==> flow/design.v <==
module Hq2x #(parameter LENGTH = 16, parameter HALF_DEPTH = 1, parameter DWIDTH = HALF_DEPTH ? 11 : 23)
(
	input             clk,
	input             ce_in,
	input  [DWIDTH:0] inputpixel,
	input             mono,
	input             disable_hq2x,
	input             reset_frame,
	input             reset_line,
	input             ce_out,
	input       [1:0] read_y,
	input             hblank,
	output [DWIDTH:0] outpixel
);
localparam AWIDTH = $clog2(LENGTH)-1;
localparam DWIDTH1 = DWIDTH+1;
function [5:0] hq_table;
	input [7:0] idx;
begin
	case (idx)
		8'd0: hq_table = 6'd19;
		8'd1: hq_table = 6'd19;
		8'd2: hq_table = 6'd26;
		8'd3: hq_table = 6'd11;
		8'd4: hq_table = 6'd19;
		8'd5: hq_table = 6'd19;
		8'd6: hq_table = 6'd26;
		8'd7: hq_table = 6'd11;
		8'd8: hq_table = 6'd23;
		8'd9: hq_table = 6'd15;
		8'd10: hq_table = 6'd47;
		8'd11: hq_table = 6'd35;
		8'd12: hq_table = 6'd23;
		8'd13: hq_table = 6'd15;
		8'd14: hq_table = 6'd55;
		8'd15: hq_table = 6'd39;
		8'd16: hq_table = 6'd19;
		8'd17: hq_table = 6'd19;
		8'd18: hq_table = 6'd26;
		8'd19: hq_table = 6'd58;
		8'd20: hq_table = 6'd19;
		8'd21: hq_table = 6'd19;
		8'd22: hq_table = 6'd26;
		8'd23: hq_table = 6'd58;
		8'd24: hq_table = 6'd23;
		8'd25: hq_table = 6'd15;
		8'd26: hq_table = 6'd35;
		8'd27: hq_table = 6'd35;
		8'd28: hq_table = 6'd23;
		8'd29: hq_table = 6'd15;
		8'd30: hq_table = 6'd7;
		8'd31: hq_table = 6'd35;
		8'd32: hq_table = 6'd19;
		8'd33: hq_table = 6'd19;
		8'd34: hq_table = 6'd26;
		8'd35: hq_table = 6'd11;
		8'd36: hq_table = 6'd19;
		8'd37: hq_table = 6'd19;
		8'd38: hq_table = 6'd26;
		8'd39: hq_table = 6'd11;
		8'd40: hq_table = 6'd23;
		8'd41: hq_table = 6'd15;
		8'd42: hq_table = 6'd55;
		8'd43: hq_table = 6'd39;
		8'd44: hq_table = 6'd23;
		8'd45: hq_table = 6'd15;
		8'd46: hq_table = 6'd51;
		8'd47: hq_table = 6'd43;
		8'd48: hq_table = 6'd19;
		8'd49: hq_table = 6'd19;
		8'd50: hq_table = 6'd26;
		8'd51: hq_table = 6'd58;
		8'd52: hq_table = 6'd19;
		8'd53: hq_table = 6'd19;
		8'd54: hq_table = 6'd26;
		8'd55: hq_table = 6'd58;
		8'd56: hq_table = 6'd23;
		8'd57: hq_table = 6'd15;
		8'd58: hq_table = 6'd51;
		8'd59: hq_table = 6'd35;
		8'd60: hq_table = 6'd23;
		8'd61: hq_table = 6'd15;
		8'd62: hq_table = 6'd7;
		8'd63: hq_table = 6'd43;
		8'd64: hq_table = 6'd19;
		8'd65: hq_table = 6'd19;
		8'd66: hq_table = 6'd26;
		8'd67: hq_table = 6'd11;
		8'd68: hq_table = 6'd19;
		8'd69: hq_table = 6'd19;
		8'd70: hq_table = 6'd26;
		8'd71: hq_table = 6'd11;
		8'd72: hq_table = 6'd23;
		8'd73: hq_table = 6'd61;
		8'd74: hq_table = 6'd35;
		8'd75: hq_table = 6'd35;
		8'd76: hq_table = 6'd23;
		8'd77: hq_table = 6'd61;
		8'd78: hq_table = 6'd51;
		8'd79: hq_table = 6'd35;
		8'd80: hq_table = 6'd19;
		8'd81: hq_table = 6'd19;
		8'd82: hq_table = 6'd26;
		8'd83: hq_table = 6'd11;
		8'd84: hq_table = 6'd19;
		8'd85: hq_table = 6'd19;
		8'd86: hq_table = 6'd26;
		8'd87: hq_table = 6'd11;
		8'd88: hq_table = 6'd23;
		8'd89: hq_table = 6'd15;
		8'd90: hq_table = 6'd51;
		8'd91: hq_table = 6'd35;
		8'd92: hq_table = 6'd23;
		8'd93: hq_table = 6'd15;
		8'd94: hq_table = 6'd51;
		8'd95: hq_table = 6'd35;
		8'd96: hq_table = 6'd19;
		8'd97: hq_table = 6'd19;
		8'd98: hq_table = 6'd26;
		8'd99: hq_table = 6'd11;
		8'd100: hq_table = 6'd19;
		8'd101: hq_table = 6'd19;
		8'd102: hq_table = 6'd26;
		8'd103: hq_table = 6'd11;
		8'd104: hq_table = 6'd23;
		8'd105: hq_table = 6'd61;
		8'd106: hq_table = 6'd7;
		8'd107: hq_table = 6'd35;
		8'd108: hq_table = 6'd23;
		8'd109: hq_table = 6'd61;
		8'd110: hq_table = 6'd7;
		8'd111: hq_table = 6'd43;
		8'd112: hq_table = 6'd19;
		8'd113: hq_table = 6'd19;
		8'd114: hq_table = 6'd26;
		8'd115: hq_table = 6'd11;
		8'd116: hq_table = 6'd19;
		8'd117: hq_table = 6'd19;
		8'd118: hq_table = 6'd26;
		8'd119: hq_table = 6'd58;
		8'd120: hq_table = 6'd23;
		8'd121: hq_table = 6'd15;
		8'd122: hq_table = 6'd51;
		8'd123: hq_table = 6'd35;
		8'd124: hq_table = 6'd23;
		8'd125: hq_table = 6'd61;
		8'd126: hq_table = 6'd7;
		8'd127: hq_table = 6'd43;
		8'd128: hq_table = 6'd19;
		8'd129: hq_table = 6'd19;
		8'd130: hq_table = 6'd26;
		8'd131: hq_table = 6'd11;
		8'd132: hq_table = 6'd19;
		8'd133: hq_table = 6'd19;
		8'd134: hq_table = 6'd26;
		8'd135: hq_table = 6'd11;
		8'd136: hq_table = 6'd23;
		8'd137: hq_table = 6'd15;
		8'd138: hq_table = 6'd47;
		8'd139: hq_table = 6'd35;
		8'd140: hq_table = 6'd23;
		8'd141: hq_table = 6'd15;
		8'd142: hq_table = 6'd55;
		8'd143: hq_table = 6'd39;
		8'd144: hq_table = 6'd19;
		8'd145: hq_table = 6'd19;
		8'd146: hq_table = 6'd26;
		8'd147: hq_table = 6'd11;
		8'd148: hq_table = 6'd19;
		8'd149: hq_table = 6'd19;
		8'd150: hq_table = 6'd26;
		8'd151: hq_table = 6'd11;
		8'd152: hq_table = 6'd23;
		8'd153: hq_table = 6'd15;
		8'd154: hq_table = 6'd51;
		8'd155: hq_table = 6'd35;
		8'd156: hq_table = 6'd23;
		8'd157: hq_table = 6'd15;
		8'd158: hq_table = 6'd51;
		8'd159: hq_table = 6'd35;
		8'd160: hq_table = 6'd19;
		8'd161: hq_table = 6'd19;
		8'd162: hq_table = 6'd26;
		8'd163: hq_table = 6'd11;
		8'd164: hq_table = 6'd19;
		8'd165: hq_table = 6'd19;
		8'd166: hq_table = 6'd26;
		8'd167: hq_table = 6'd11;
		8'd168: hq_table = 6'd23;
		8'd169: hq_table = 6'd15;
		8'd170: hq_table = 6'd55;
		8'd171: hq_table = 6'd39;
		8'd172: hq_table = 6'd23;
		8'd173: hq_table = 6'd15;
		8'd174: hq_table = 6'd51;
		8'd175: hq_table = 6'd43;
		8'd176: hq_table = 6'd19;
		8'd177: hq_table = 6'd19;
		8'd178: hq_table = 6'd26;
		8'd179: hq_table = 6'd11;
		8'd180: hq_table = 6'd19;
		8'd181: hq_table = 6'd19;
		8'd182: hq_table = 6'd26;
		8'd183: hq_table = 6'd11;
		8'd184: hq_table = 6'd23;
		8'd185: hq_table = 6'd15;
		8'd186: hq_table = 6'd51;
		8'd187: hq_table = 6'd39;
		8'd188: hq_table = 6'd23;
		8'd189: hq_table = 6'd15;
		8'd190: hq_table = 6'd7;
		8'd191: hq_table = 6'd43;
		8'd192: hq_table = 6'd19;
		8'd193: hq_table = 6'd19;
		8'd194: hq_table = 6'd26;
		8'd195: hq_table = 6'd11;
		8'd196: hq_table = 6'd19;
		8'd197: hq_table = 6'd19;
		8'd198: hq_table = 6'd26;
		8'd199: hq_table = 6'd11;
		8'd200: hq_table = 6'd23;
		8'd201: hq_table = 6'd15;
		8'd202: hq_table = 6'd51;
		8'd203: hq_table = 6'd35;
		8'd204: hq_table = 6'd23;
		8'd205: hq_table = 6'd15;
		8'd206: hq_table = 6'd51;
		8'd207: hq_table = 6'd39;
		8'd208: hq_table = 6'd19;
		8'd209: hq_table = 6'd19;
		8'd210: hq_table = 6'd26;
		8'd211: hq_table = 6'd11;
		8'd212: hq_table = 6'd19;
		8'd213: hq_table = 6'd19;
		8'd214: hq_table = 6'd26;
		8'd215: hq_table = 6'd11;
		8'd216: hq_table = 6'd23;
		8'd217: hq_table = 6'd15;
		8'd218: hq_table = 6'd51;
		8'd219: hq_table = 6'd35;
		8'd220: hq_table = 6'd23;
		8'd221: hq_table = 6'd15;
		8'd222: hq_table = 6'd7;
		8'd223: hq_table = 6'd35;
		8'd224: hq_table = 6'd19;
		8'd225: hq_table = 6'd19;
		8'd226: hq_table = 6'd26;
		8'd227: hq_table = 6'd11;
		8'd228: hq_table = 6'd19;
		8'd229: hq_table = 6'd19;
		8'd230: hq_table = 6'd26;
		8'd231: hq_table = 6'd11;
		8'd232: hq_table = 6'd23;
		8'd233: hq_table = 6'd15;
		8'd234: hq_table = 6'd51;
		8'd235: hq_table = 6'd35;
		8'd236: hq_table = 6'd23;
		8'd237: hq_table = 6'd15;
		8'd238: hq_table = 6'd7;
		8'd239: hq_table = 6'd43;
		8'd240: hq_table = 6'd19;
		8'd241: hq_table = 6'd19;
		8'd242: hq_table = 6'd26;
		8'd243: hq_table = 6'd11;
		8'd244: hq_table = 6'd19;
		8'd245: hq_table = 6'd19;
		8'd246: hq_table = 6'd26;
		8'd247: hq_table = 6'd11;
		8'd248: hq_table = 6'd23;
		8'd249: hq_table = 6'd15;
		8'd250: hq_table = 6'd7;
		8'd251: hq_table = 6'd35;
		8'd252: hq_table = 6'd23;
		8'd253: hq_table = 6'd15;
		8'd254: hq_table = 6'd7;
		8'd255: hq_table = 6'd43;
		default: hq_table = 6'd0;
	endcase
end
endfunction
wire [5:0] hqrule = hq_table(nextpatt);
reg [23:0] Prev0, Prev1, Prev2, Curr0, Curr1, Curr2, Next0, Next1, Next2;
reg [23:0] A, B, D, F, G, H;
reg  [7:0] pattern, nextpatt;
reg  [1:0] cyc;
reg  curbuf;
reg  prevbuf;
wire iobuf = !curbuf;
wire diff0, diff1;
DiffCheck diffcheck0(Curr1, (cyc == 0) ? Prev0 : (cyc == 1) ? Curr0 : (cyc == 2) ? Prev2 : Next1, diff0);
DiffCheck diffcheck1(Curr1, (cyc == 0) ? Prev1 : (cyc == 1) ? Next0 : (cyc == 2) ? Curr2 : Next2, diff1);
wire [7:0] new_pattern = {diff1, diff0, pattern[7:2]};
wire [23:0] X = (cyc == 0) ? A : (cyc == 1) ? Prev1 : (cyc == 2) ? Next1 : G;
wire [23:0] blend_result_pre;
Blend blender(clk, ce_in, disable_hq2x ? 6'd0 : hqrule, Curr0, X, B, D, F, H, blend_result_pre);
wire [DWIDTH:0] Curr20tmp;
wire     [23:0] Curr20 = HALF_DEPTH ? h2rgb(Curr20tmp) : Curr20tmp;
wire [DWIDTH:0] Curr21tmp;
wire     [23:0] Curr21 = HALF_DEPTH ? h2rgb(Curr21tmp) : Curr21tmp;
reg  [AWIDTH:0] wrin_addr2;
reg  [DWIDTH:0] wrpix;
reg             wrin_en;
function [23:0] h2rgb;
	input [11:0] v;
begin
	h2rgb = mono ? {v[7:0], v[7:0], v[7:0]} : {v[11:8],v[11:8],v[7:4],v[7:4],v[3:0],v[3:0]};
end
endfunction
function [11:0] rgb2h;
	input [23:0] v;
begin
	rgb2h = mono ? {4'b0000, v[23:20], v[19:16]} : {v[23:20], v[15:12], v[7:4]};
end
endfunction
hq2x_in #(.LENGTH(LENGTH), .DWIDTH(DWIDTH)) hq2x_in
(
	.clk(clk),
	.rdaddr(offs),
	.rdbuf0(prevbuf),
	.rdbuf1(curbuf),
	.q0(Curr20tmp),
	.q1(Curr21tmp),
	.wraddr(wrin_addr2),
	.wrbuf(iobuf),
	.data(wrpix),
	.wren(wrin_en)
);
reg     [AWIDTH+1:0] read_x;
reg     [AWIDTH+1:0] wrout_addr; 
reg                  wrout_en;
reg  [DWIDTH1*4-1:0] wrdata, wrdata_pre;
wire [DWIDTH1*4-1:0] outpixel_x4;
reg  [DWIDTH1*2-1:0] outpixel_x2;
assign outpixel = read_x[0] ? outpixel_x2[DWIDTH1*2-1:DWIDTH1] : outpixel_x2[DWIDTH:0];
hq2x_buf #(.NUMWORDS(LENGTH*2), .AWIDTH(AWIDTH+1), .DWIDTH(DWIDTH1*4-1)) hq2x_out
(
	.clock(clk),
	.rdaddress({read_x[AWIDTH+1:1],read_y[1]}),
	.q(outpixel_x4),
	.data(wrdata),
	.wraddress(wrout_addr),
	.wren(wrout_en)
);
always @(posedge clk) begin
	if(ce_out) begin
		if(read_x[0]) outpixel_x2 <= read_y[0] ? outpixel_x4[DWIDTH1*4-1:DWIDTH1*2] : outpixel_x4[DWIDTH1*2-1:0];
		if(~hblank & ~&read_x) read_x <= read_x + 1'd1;
		if(hblank) read_x <= 0;
	end
end
wire [DWIDTH:0] blend_result = HALF_DEPTH ? rgb2h(blend_result_pre) : blend_result_pre[DWIDTH:0];
reg [AWIDTH:0] offs;
reg old_reset_line;
reg old_reset_frame;
reg [3:0] wrdata_finished;
reg [AWIDTH+1:0] waddr;
always @(posedge clk) begin
	wrout_en <= 0;
	wrin_en  <= 0;
	if(ce_in) begin
		case(cyc)
			0: wrdata[DWIDTH:0]                   <= blend_result;
			1: wrdata[DWIDTH1+DWIDTH:DWIDTH1]     <= blend_result;
			2: wrdata[DWIDTH1*3+DWIDTH:DWIDTH1*3] <= blend_result;
			3: wrdata[DWIDTH1*2+DWIDTH:DWIDTH1*2] <= blend_result;
		endcase
		wrdata_finished <= wrdata_finished << 1;
		if(wrdata_finished[3]) begin
			wrout_en <= 1;
			wrout_addr <= waddr;
		end
		if(~&offs) begin
			if (cyc == 1) begin
				Prev2 <= Curr20;
				Curr2 <= Curr21;
				Next2 <= HALF_DEPTH ? h2rgb(inputpixel) : inputpixel;
				wrpix <= inputpixel;
				wrin_addr2 <= offs;
				wrin_en <= 1;
			end
			if(cyc==3) begin
				offs <= offs + 1'd1;
				waddr <= {offs, curbuf};
				wrdata_finished[0] <= 1;
			end
		end
		pattern <= new_pattern;
		if(cyc==3) begin
			nextpatt <= {new_pattern[7:6], new_pattern[3], new_pattern[5], new_pattern[2], new_pattern[4], new_pattern[1:0]};
			{A, G} <= {Prev0, Next0};
			{B, F, H, D} <= {Prev1, Curr2, Next1, Curr0};
			{Prev0, Prev1} <= {Prev1, Prev2};
			{Curr0, Curr1} <= {Curr1, Curr2};
			{Next0, Next1} <= {Next1, Next2};
		end else begin
			nextpatt <= {nextpatt[5], nextpatt[3], nextpatt[0], nextpatt[6], nextpatt[1], nextpatt[7], nextpatt[4], nextpatt[2]};
			{B, F, H, D} <= {F, H, D, B};
		end
		cyc <= cyc + 1'b1;
		if(old_reset_line && ~reset_line) begin
			old_reset_frame <= reset_frame;
			offs <= 0;
			cyc <= 0;
			curbuf <= ~curbuf;
			prevbuf <= curbuf;
			{Prev0, Prev1, Prev2, Curr0, Curr1, Curr2, Next0, Next1, Next2} <= '0;
			if(old_reset_frame & ~reset_frame) begin
				curbuf <= 0;
				prevbuf <= 0;
			end
		end
		old_reset_line  <= reset_line;
	end
end
endmodule
module hq2x_in #(parameter LENGTH = 16, parameter DWIDTH = 11, parameter AWIDTH = $clog2(LENGTH)-1)
(
	input            clk,
	input [AWIDTH:0] rdaddr,
	input            rdbuf0, rdbuf1,
	output[DWIDTH:0] q0,q1,
	input [AWIDTH:0] wraddr,
	input            wrbuf,
	input [DWIDTH:0] data,
	input            wren
);
wire  [DWIDTH:0] out0, out1;
assign q0 = rdbuf0 ? out1 : out0;
assign q1 = rdbuf1 ? out1 : out0;
hq2x_buf #(.NUMWORDS(LENGTH), .AWIDTH(AWIDTH), .DWIDTH(DWIDTH)) buf0(clk,data,rdaddr,wraddr,wren && (wrbuf == 0),out0);
hq2x_buf #(.NUMWORDS(LENGTH), .AWIDTH(AWIDTH), .DWIDTH(DWIDTH)) buf1(clk,data,rdaddr,wraddr,wren && (wrbuf == 1),out1);
endmodule
module hq2x_buf #(parameter NUMWORDS = 16, parameter AWIDTH = 3, parameter DWIDTH = 11)
(
	input                 clock,
	input      [DWIDTH:0] data,
	input      [AWIDTH:0] rdaddress,
	input      [AWIDTH:0] wraddress,
	input                 wren,
	output reg [DWIDTH:0] q
);
reg [DWIDTH:0] ram[0:NUMWORDS-1];
always_ff@(posedge clock) begin
	if(wren) ram[wraddress] <= data;
	q <= ram[rdaddress];
end
endmodule
module DiffCheck
(
	input [23:0] rgb1,
	input [23:0] rgb2,
	output       result
);
	wire [7:0] r = rgb1[7:1]   - rgb2[7:1];
	wire [7:0] g = rgb1[15:9]  - rgb2[15:9];
	wire [7:0] b = rgb1[23:17] - rgb2[23:17];
	wire [8:0] t = $signed(r) + $signed(b);
	wire [9:0] y = $signed(t) + $signed({g[7], g});
	wire [8:0] u = $signed(r) - $signed(b);
	wire [9:0] v = $signed({g, 1'b0}) - $signed(t);
	wire y_inside = (y < 10'h60 || y >= 10'h3a0);
	wire u_inside = (!u[8:4] || &u[8:4]);  
	wire v_inside = (v < 10'h18 || v >= 10'h3e8);
	assign result = !(y_inside && u_inside && v_inside);
endmodule
module Blend
(
	input         clk,
	input         clk_en,
	input   [5:0] rule,
	input  [23:0] E,
	input  [23:0] A,
	input  [23:0] B,
	input  [23:0] D,
	input  [23:0] F,
	input  [23:0] H,
	output reg [23:0] Result
);
	localparam BLEND1 = 7'b110_10_00;  
	localparam BLEND2 = 7'b100_10_10;  
	localparam BLEND3 = 7'b101_10_01;  
	localparam BLEND4 = 7'b110_01_01;  
	localparam BLEND5 = 7'b010_11_11;  
	localparam BLEND6 = 7'b111_00_00;  
	reg [23:0] a,b,d,e,h,f;
	reg  [3:0] bl_rule;
	reg  [1:0] df_rule;
	always @(posedge clk) if (clk_en) begin
		{bl_rule,df_rule} <= rule;
		a <= A; b <= B; d <= D; e <= E; f <= F; h <= H;
	end
	wire is_diff;
	DiffCheck diff_checker(df_rule[1] ? b : h, df_rule[0] ? d : f, is_diff);
	reg [23:0] i10,i20,i30;
	reg  [6:0] op0;
	always @(posedge clk) if (clk_en) begin
		i10 <= e;
		case({!is_diff, bl_rule})
		1,11,12,13,17: {op0, i20, i30} <= {BLEND1, a, 24'd0};
		      2,14,18: {op0, i20, i30} <= {BLEND1, d, 24'd0};
		      3,15,19: {op0, i20, i30} <= {BLEND1, b, 24'd0};
			4,20,24,27: {op0, i20, i30} <= {BLEND2, d, b};
			      5,21: {op0, i20, i30} <= {BLEND2, a, b};
			      6,22: {op0, i20, i30} <= {BLEND2, a, d};
		        25,29: {op0, i20, i30} <= {BLEND5, d, b};
			        26: {op0, i20, i30} <= {BLEND6, d, b};
			        28: {op0, i20, i30} <= {BLEND4, d, b};
			        30: {op0, i20, i30} <= {BLEND3, b, d};
			        31: {op0, i20, i30} <= {BLEND3, d, b};
		      default: {op0, i20, i30} <= {BLEND1, e, 24'd0}; 
		endcase
	end
	reg [23:0] i1,i2,i3;
	reg  [6:0] op;
	always @(posedge clk) if (clk_en) begin
		op <= op0; i1 <= i10; i2 <= i20; i3 <= i30;
	end
	function  [34:0] mul24x3;
		input  [23:0] op1;
		input   [2:0] op2;
	begin
		mul24x3 = 0;
		if(op2[0]) mul24x3 = mul24x3 + {op1[23:16], 4'b0000, op1[15:8], 4'b0000, op1[7:0]};
		if(op2[1]) mul24x3 = mul24x3 + {op1[23:16], 4'b0000, op1[15:8], 4'b0000, op1[7:0], 1'b0};
		if(op2[2]) mul24x3 = mul24x3 + {op1[23:16], 4'b0000, op1[15:8], 4'b0000, op1[7:0], 2'b00};
	end
	endfunction
	wire [35:0] res = {mul24x3(i1, op[6:4]), 1'b0} + mul24x3(i2, {op[3:2], !op[3:2]}) + mul24x3(i3, {op[1:0], !op[3:2]});
	always @(posedge clk) if (clk_en) Result <= {res[35:28],res[23:16],res[11:4]};
endmodule
Step by step through the tools: Hq2x
The steps from the RTL of Hq2x to its reports follow in flow order. Lines are those of the file above, counted from 1. Operators carry their Yosys type and port widths (W data, S select, Z words). A cell with -- has no value.

Top: Hq2x. Clock port: clk. Standard-cell library: sky130hd. Library corner: tt_025C_1v80.

Elaborated design
Yosys after proc, flatten, opt, wreduce and memory -nomap, before mapping. Print and check cells are not counted. Equal cells are merged and count once. Memory sizes are those after Yosys's memory passes, which may raise the word count (mostly to a power of two), join words into wider ones and drop unused or constant bits.

For add/subtract/negate cells the number is 32. The entry for $mul reads 0. The entry for div/mod/pow operators reads 0. The figure for magnitude comparators is 12. For equality and inequality tests the number is 29. The figure for shifts and indexed selects is 0. The entry for muxes and demuxes reads 63. Bitwise gates (word level): 8. The entry for reductions and logical operators reads 57.

Operators by type and width (number): $mux W24 (31); $mux W35 (6); $add A35 B34 Y35 (3); $add A32 B33 Y34 (3); $mux W32 (3); $add A36 B35 Y36 (2); $sub A7 B7 Y8 (9); $pmux W24 S3 (1); $mux W12 (6); $eq A5 B5 Y1 const B (14); $ge A10 B10 Y1 const B (6); $pmux W24 S2 (1); $mux W48 (1); $pmux W7 S5 (1); $lt A10 B5 Y1 const B (3); $lt A10 B7 Y1 const B (3); $add A9 B8 Y10 (3); $sub A9 B9 Y10 (3); $add A8 B8 Y9 (3); $sub A8 B8 Y9 (3); $eq A5 B4 Y1 const B (5); $reduce_and A5 Y1 (4); $reduce_and A2 Y1 (9); $mux W4 (4); $eq A5 B3 Y1 const B (3); $logic_not A5 Y1 (3); $reduce_or A12 Y1 (1); $reduce_and A3 Y1 (4).

Not listed: further kinds 25, cells in them 63.

The entry for register bits reads 821. The figure for latch bits is 0. For RAM bits the number is 1920. The entry for ROM bits reads 1536. Under word width x clocked read ports stands 78. Under memories kept stands 4. Bits of input ports: 22. Under output and inout port bits stands 12.

Memory list: (no name shown) (depth 256, width 6, rd ports 1, wr ports 0, RTL line 20) `case (idx)`; hq2x_out.ram (depth 32, width 48, rd ports 1, wr ports 1, RTL line 442) `reg [DWIDTH:0] ram[0:NUMWORDS-1];`; hq2x_in.buf0.ram (depth 16, width 12, rd ports 1, wr ports 1, RTL line 442); hq2x_in.buf1.ram (depth 16, width 12, rd ports 1, wr ports 1, RTL line 442).

Longest topological paths
Yosys ltp: most cells in a row. Word level: on the elaborated netlist, between registers, memories and ports. Mapped: between sequential cells and ports; inverters and the memories' decode and read muxes count.

Depth after elaboration: 13. The figure for ABC_AREA is 1. The entry for mapped depth reads 39.

After synthesis
Yosys stat after the flow's synthesis: flattened, memories mapped to cells. It holds for the ABC_AREA given above (unset counts as 0); a run with the other value may have another netlist. Totals and module areas in this step are rounded.

The figure for standard cells after synthesis is 10383. The entry for mapped area reads 123800 um^2. The figure for area of sequential cells is 83430 um^2. The figure for mapped flip-flops is 2803. The figure for buffers is 560.

Cells by type: sky130_fd_sc_hd__edfxtp_1 (number 2729, total area 8.19E+04 um^2); sky130_fd_sc_hd__o21ai_0 (number 1427, total area 7141.85 um^2); sky130_fd_sc_hd__nor2_1 (number 1553, total area 5.83E+03 um^2); sky130_fd_sc_hd__ha_1 (number 343, total area 4.29E+03 um^2); sky130_fd_sc_hd__nand2_1 (number 1097, total area 4.12E+03 um^2); sky130_fd_sc_hd__o221ai_1 (number 330, total area 2.89E+03 um^2); sky130_fd_sc_hd__inv_1 (number 729, total area 2.74E+03 um^2); sky130_fd_sc_hd__clkbuf_1 (number 514, total area 1929.35 um^2); sky130_fd_sc_hd__a21oi_1 (number 312, total area 1.56E+03 um^2); sky130_fd_sc_hd__nand3_1 (number 311, total area 1.56E+03 um^2); sky130_fd_sc_hd__dfxtp_1 (number 74, total area 1.48E+03 um^2); sky130_fd_sc_hd__fa_1 (number 64, total area 1.28E+03 um^2); sky130_fd_sc_hd__xor2_1 (number 95, total area 832.048 um^2); sky130_fd_sc_hd__mux2i_1 (number 73, total area 730.701 um^2); sky130_fd_sc_hd__o22ai_1 (number 110, total area 688.16 um^2); sky130_fd_sc_hd__mux2_2 (number 57, total area 641.866 um^2); sky130_fd_sc_hd__o32ai_1 (number 60, total area 525.504 um^2); sky130_fd_sc_hd__xnor2_1 (number 54, total area 472.954 um^2).

Other cell types: 40; their cells: 451.

Timing after synthesis
Source: OpenSTA report_checks on the synthesized netlist (no wires, ideal clock, input and output delay 20% of the period each), path of least setup slack; recovery checks are left aside. Register names are those of the netlist, which keeps one name where synthesis merged equal registers.

Kind: flip-flop to flip-flop. Start point: reg blender.op[3]. End point: reg blender.Result[19]. Period: 8000 ps. Launch time at the first pin: 0 ps. Arrival time: 5747 ps. The entry for data required time reads 7741 ps. The figure for path slack is 1994 ps. Path delay: 6006 ps. Under stages on the path stands 33. The figure for path buffers is 3. The entry for synthesis period reached reads 6006 ps.

"path delay" = arrival - input delay + setup time. "stages on the path" counts driving pins, that of a launching flip-flop among them; a cell with two outputs on the path counts twice. "synthesis period reached" = period - worst setup slack (recovery checks aside). The figure is calculated, with input and output delays left at 20% of the set period. Between the ends stands the longest chain of elaborated cells between them, by number of cells; it is not shown to be the way that was timed. Of several equally long chains one is given. A line is the first line of the expression or statement that the cell stems from. Yosys adds cells for indexed reads and writes and turns some case tables into memories.

Cell sequence: sky130_fd_sc_hd__edfxtp_1 sky130_fd_sc_hd__nor2_1 sky130_fd_sc_hd__clkbuf_1 sky130_fd_sc_hd__inv_1 sky130_fd_sc_hd__clkbuf_1 sky130_fd_sc_hd__clkbuf_1 sky130_fd_sc_hd__nor2_1 sky130_fd_sc_hd__ha_1 sky130_fd_sc_hd__fa_1 sky130_fd_sc_hd__nand2_1 sky130_fd_sc_hd__o21ai_0 sky130_fd_sc_hd__ha_1 sky130_fd_sc_hd__inv_1 sky130_fd_sc_hd__fa_1 sky130_fd_sc_hd__o21ai_0 sky130_fd_sc_hd__a21oi_1 sky130_fd_sc_hd__o21ai_0 sky130_fd_sc_hd__inv_1 sky130_fd_sc_hd__nor2_1 sky130_fd_sc_hd__o21ai_0 sky130_fd_sc_hd__a21oi_1 sky130_fd_sc_hd__fa_1 sky130_fd_sc_hd__ha_1 sky130_fd_sc_hd__nand2_1 sky130_fd_sc_hd__nor2_1 sky130_fd_sc_hd__inv_1 sky130_fd_sc_hd__nor3_1 sky130_fd_sc_hd__a21oi_1 sky130_fd_sc_hd__o21bai_1 sky130_fd_sc_hd__a21oi_1 sky130_fd_sc_hd__o21ai_0 sky130_fd_sc_hd__a21oi_1 sky130_fd_sc_hd__xnor2_1. Cells in the longest elaborated chain: 8.

RTL lines, path post-synthesis: start: declaration (RTL line 514) `reg [6:0] op;`; start: assignment (RTL line 516) `op <= op0; i1 <= i10; i2 <= i20; i3 <= i30;`; $logic_not A2 Y1 (RTL line 528) `wire [35:0] res = {mul24x3(i1, op[6:4]), 1'b0} + mul24x3(i2, {op[3:2], !op[3:2]}) + mul24x3(i3, {op[1:0], !op[ ...`; $mux W32 (RTL line 523) `if(op2[0]) mul24x3 = mul24x3 + {op1[23:16], 4'b0000, op1[15:8], 4'b0000, op1[7:0]};`; $add A32 B33 Y34 (RTL line 524) `if(op2[1]) mul24x3 = mul24x3 + {op1[23:16], 4'b0000, op1[15:8], 4'b0000, op1[7:0], 1'b0};`; $mux W35 (RTL line 524); $add A35 B34 Y35 (RTL line 525) `if(op2[2]) mul24x3 = mul24x3 + {op1[23:16], 4'b0000, op1[15:8], 4'b0000, op1[7:0], 2'b00};`; $mux W35 (RTL line 525); $add A36 B35 Y36 (2 in a row) (RTL line 528); end: assignment (RTL line 529) `always @(posedge clk) if (clk_en) Result <= {res[35:28],res[23:16],res[11:4]};`; end: declaration (RTL line 477) `output reg [23:0] Result`.

Path in the finished layout
From the final timing report of run 1: the path of least setup slack in the routed layout; clock arrival at registers is part of the times. The report prints the path's times to 10 ps; the period is as set.

Kind: flip-flop to flip-flop. Start point: reg blender.df_rule[1]. End point: reg blender.i30[12]. Period: 8000 ps. Launch time at the first pin: 830 ps. Arrival time: 7690 ps. The entry for data required time reads 8580 ps. The figure for path slack is 890 ps. Under stages on the path stands 34. The figure for path buffers is 1.

Between the ends stands the longest chain of elaborated cells between them, by number of cells; it is not shown to be the way that was timed. Of several equally long chains one is given.

Cell sequence: sky130_fd_sc_hd__edfxtp_1 sky130_fd_sc_hd__buf_4 sky130_fd_sc_hd__mux2_2 sky130_fd_sc_hd__ha_1 sky130_fd_sc_hd__nand3_1 sky130_fd_sc_hd__nand2_1 sky130_fd_sc_hd__a21oi_1 sky130_fd_sc_hd__o21ai_0 sky130_fd_sc_hd__xnor2_1 sky130_fd_sc_hd__inv_1 sky130_fd_sc_hd__ha_1 sky130_fd_sc_hd__inv_2 sky130_fd_sc_hd__o21bai_1 sky130_fd_sc_hd__nand2_1 sky130_fd_sc_hd__a22oi_1 sky130_fd_sc_hd__inv_1 sky130_fd_sc_hd__ha_1 sky130_fd_sc_hd__inv_2 sky130_fd_sc_hd__nand2_1 sky130_fd_sc_hd__inv_1 sky130_fd_sc_hd__a21oi_1 sky130_fd_sc_hd__nand3_1 sky130_fd_sc_hd__nand2_1 sky130_fd_sc_hd__nand2_1 sky130_fd_sc_hd__nand3_1 sky130_fd_sc_hd__nand2_1 sky130_fd_sc_hd__nand2_2 sky130_fd_sc_hd__nor2_8 sky130_fd_sc_hd__nand2_2 sky130_fd_sc_hd__nand3_4 sky130_fd_sc_hd__nor2_1 sky130_fd_sc_hd__nand2_2 sky130_fd_sc_hd__nand2_1 sky130_fd_sc_hd__nand2_1. Cells in the longest elaborated chain: 11.

RTL lines, path post-layout: start: declaration (RTL line 487) `reg [1:0] df_rule;`; $mux W24 (RTL line 493) `DiffCheck diff_checker(df_rule[1] ? b : h, df_rule[0] ? d : f, is_diff);`; $sub A7 B7 Y8 (RTL line 454) `wire [7:0] r = rgb1[7:1] - rgb2[7:1];`; $add A8 B8 Y9 (RTL line 457) `wire [8:0] t = $signed(r) + $signed(b);`; $add A9 B8 Y10 (RTL line 458) `wire [9:0] y = $signed(t) + $signed({g[7], g});`; $lt A10 B7 Y1 (RTL line 461) `wire y_inside = (y < 10'h60 || y >= 10'h3a0);`; $logic_or A1 B1 Y1 (RTL line 461); $logic_and A1 B1 Y1 (2 in a row) (RTL line 464) `assign result = !(y_inside && u_inside && v_inside);`; $eq A5 B3 Y1 (RTL line 498) `case({!is_diff, bl_rule})`; $reduce_or A11 Y1; $pmux W24 S2 (RTL line 498); end: declaration (RTL line 494) `reg [23:0] i10,i20,i30;`.

==> runs of Hq2x <==
Top module Hq2x; platform sky130hd; tools Yosys and OpenROAD; 3 stored runs in no particular order. Input and output delays are each 20% of the period that was set; the output load is 0.01 pF. "reached clock period" = clock period - worst setup slack. The figure is calculated, with input and output delays left at 20% of the set period. "worst setup path time" = time allowed to the worst setup path (clock period - input delay - output delay, where it has them) - its slack; a late launch clock adds to it, a late capture clock takes from it. "total power of the final layout" rests on the timing tool's default activity at the inputs, not on a simulated workload. "worst setup path time" is given in steps of 10 ps. Results are given in rounded form.

Run 1 has these settings: ABC_AREA 1; CELL_PAD_IN_SITES_DETAIL_PLACEMENT 2; CELL_PAD_IN_SITES_GLOBAL_PLACEMENT 3; CORE_ASPECT_RATIO 0.7; CORE_MARGIN 3; CORE_UTILIZATION 45; GPL_ROUTABILITY_DRIVEN 1; MAX_ROUTING_LAYER met4; PLACE_DENSITY_LB_ADDON 0.01; SETUP_SLACK_MARGIN 0.33; period_ns 8.0; CAP_MARGIN 20; SLEW_MARGIN 20. The mapped cell area after synthesis is 123,800 um^2. The measured die outline area is 281,500 um^2. The standard-cell area after routing comes to 138,100 um^2. The utilization after layout reads 50.7%. The setup slack of the critical path is 889 ps. The measured post-route setup TNS is 0 ps. The post-route worst hold slack is 414 ps. The total power of the final layout is 0.04176 W. The reached clock period comes to 7,111 ps. For the worst setup path time the run shows 7,110 ps. Worst path kind: flip-flop to flip-flop.

Run 2 has these settings: CAP_MARGIN 20; CELL_PAD_IN_SITES_DETAIL_PLACEMENT 2; CELL_PAD_IN_SITES_GLOBAL_PLACEMENT 2; CORE_UTILIZATION 24; CTS_CLUSTER_DIAMETER 62; MAX_ROUTING_LAYER met4; MIN_ROUTING_LAYER met2; SETUP_SLACK_MARGIN 1.64; TNS_END_PERCENT 10; period_ns 8.0; CORE_MARGIN 2; SLEW_MARGIN 20. The mapped cell area after synthesis is 121,900 um^2. The measured die outline area is 513,600 um^2. The standard-cell area after routing comes to 144,100 um^2. The utilization after layout reads 28.5%. The setup slack of the critical path is 1,748 ps. The measured post-route setup TNS is 0 ps. The post-route worst hold slack is 407 ps. The total power of the final layout is 0.04254 W. The reached clock period comes to 6,252 ps. For the worst setup path time the run shows 6,250 ps. Worst path kind: flip-flop to flip-flop.

Run 3 has these settings: ABC_AREA 0; CAP_MARGIN 10; CELL_PAD_IN_SITES_DETAIL_PLACEMENT 2; CELL_PAD_IN_SITES_GLOBAL_PLACEMENT 3; CORE_ASPECT_RATIO 0.7; CORE_MARGIN 3; CORE_UTILIZATION 45; GPL_ROUTABILITY_DRIVEN 1; HOLD_SLACK_MARGIN 0.18; MAX_ROUTING_LAYER met5; MIN_ROUTING_LAYER met2; PLACE_DENSITY_LB_ADDON 0.01; SETUP_SLACK_MARGIN 0.33; period_ns 8.0; SLEW_MARGIN 20. The mapped cell area after synthesis is 121,900 um^2. The measured die outline area is 277,300 um^2. The standard-cell area after routing comes to 137,300 um^2. The utilization after layout reads 51.1%. The setup slack of the critical path is 635 ps. The measured post-route setup TNS is 0 ps. The post-route worst hold slack is 388 ps. The total power of the final layout is 0.04081 W. The reached clock period comes to 7,365 ps. For the worst setup path time the run shows 7,370 ps. Worst path kind: flip-flop to flip-flop.
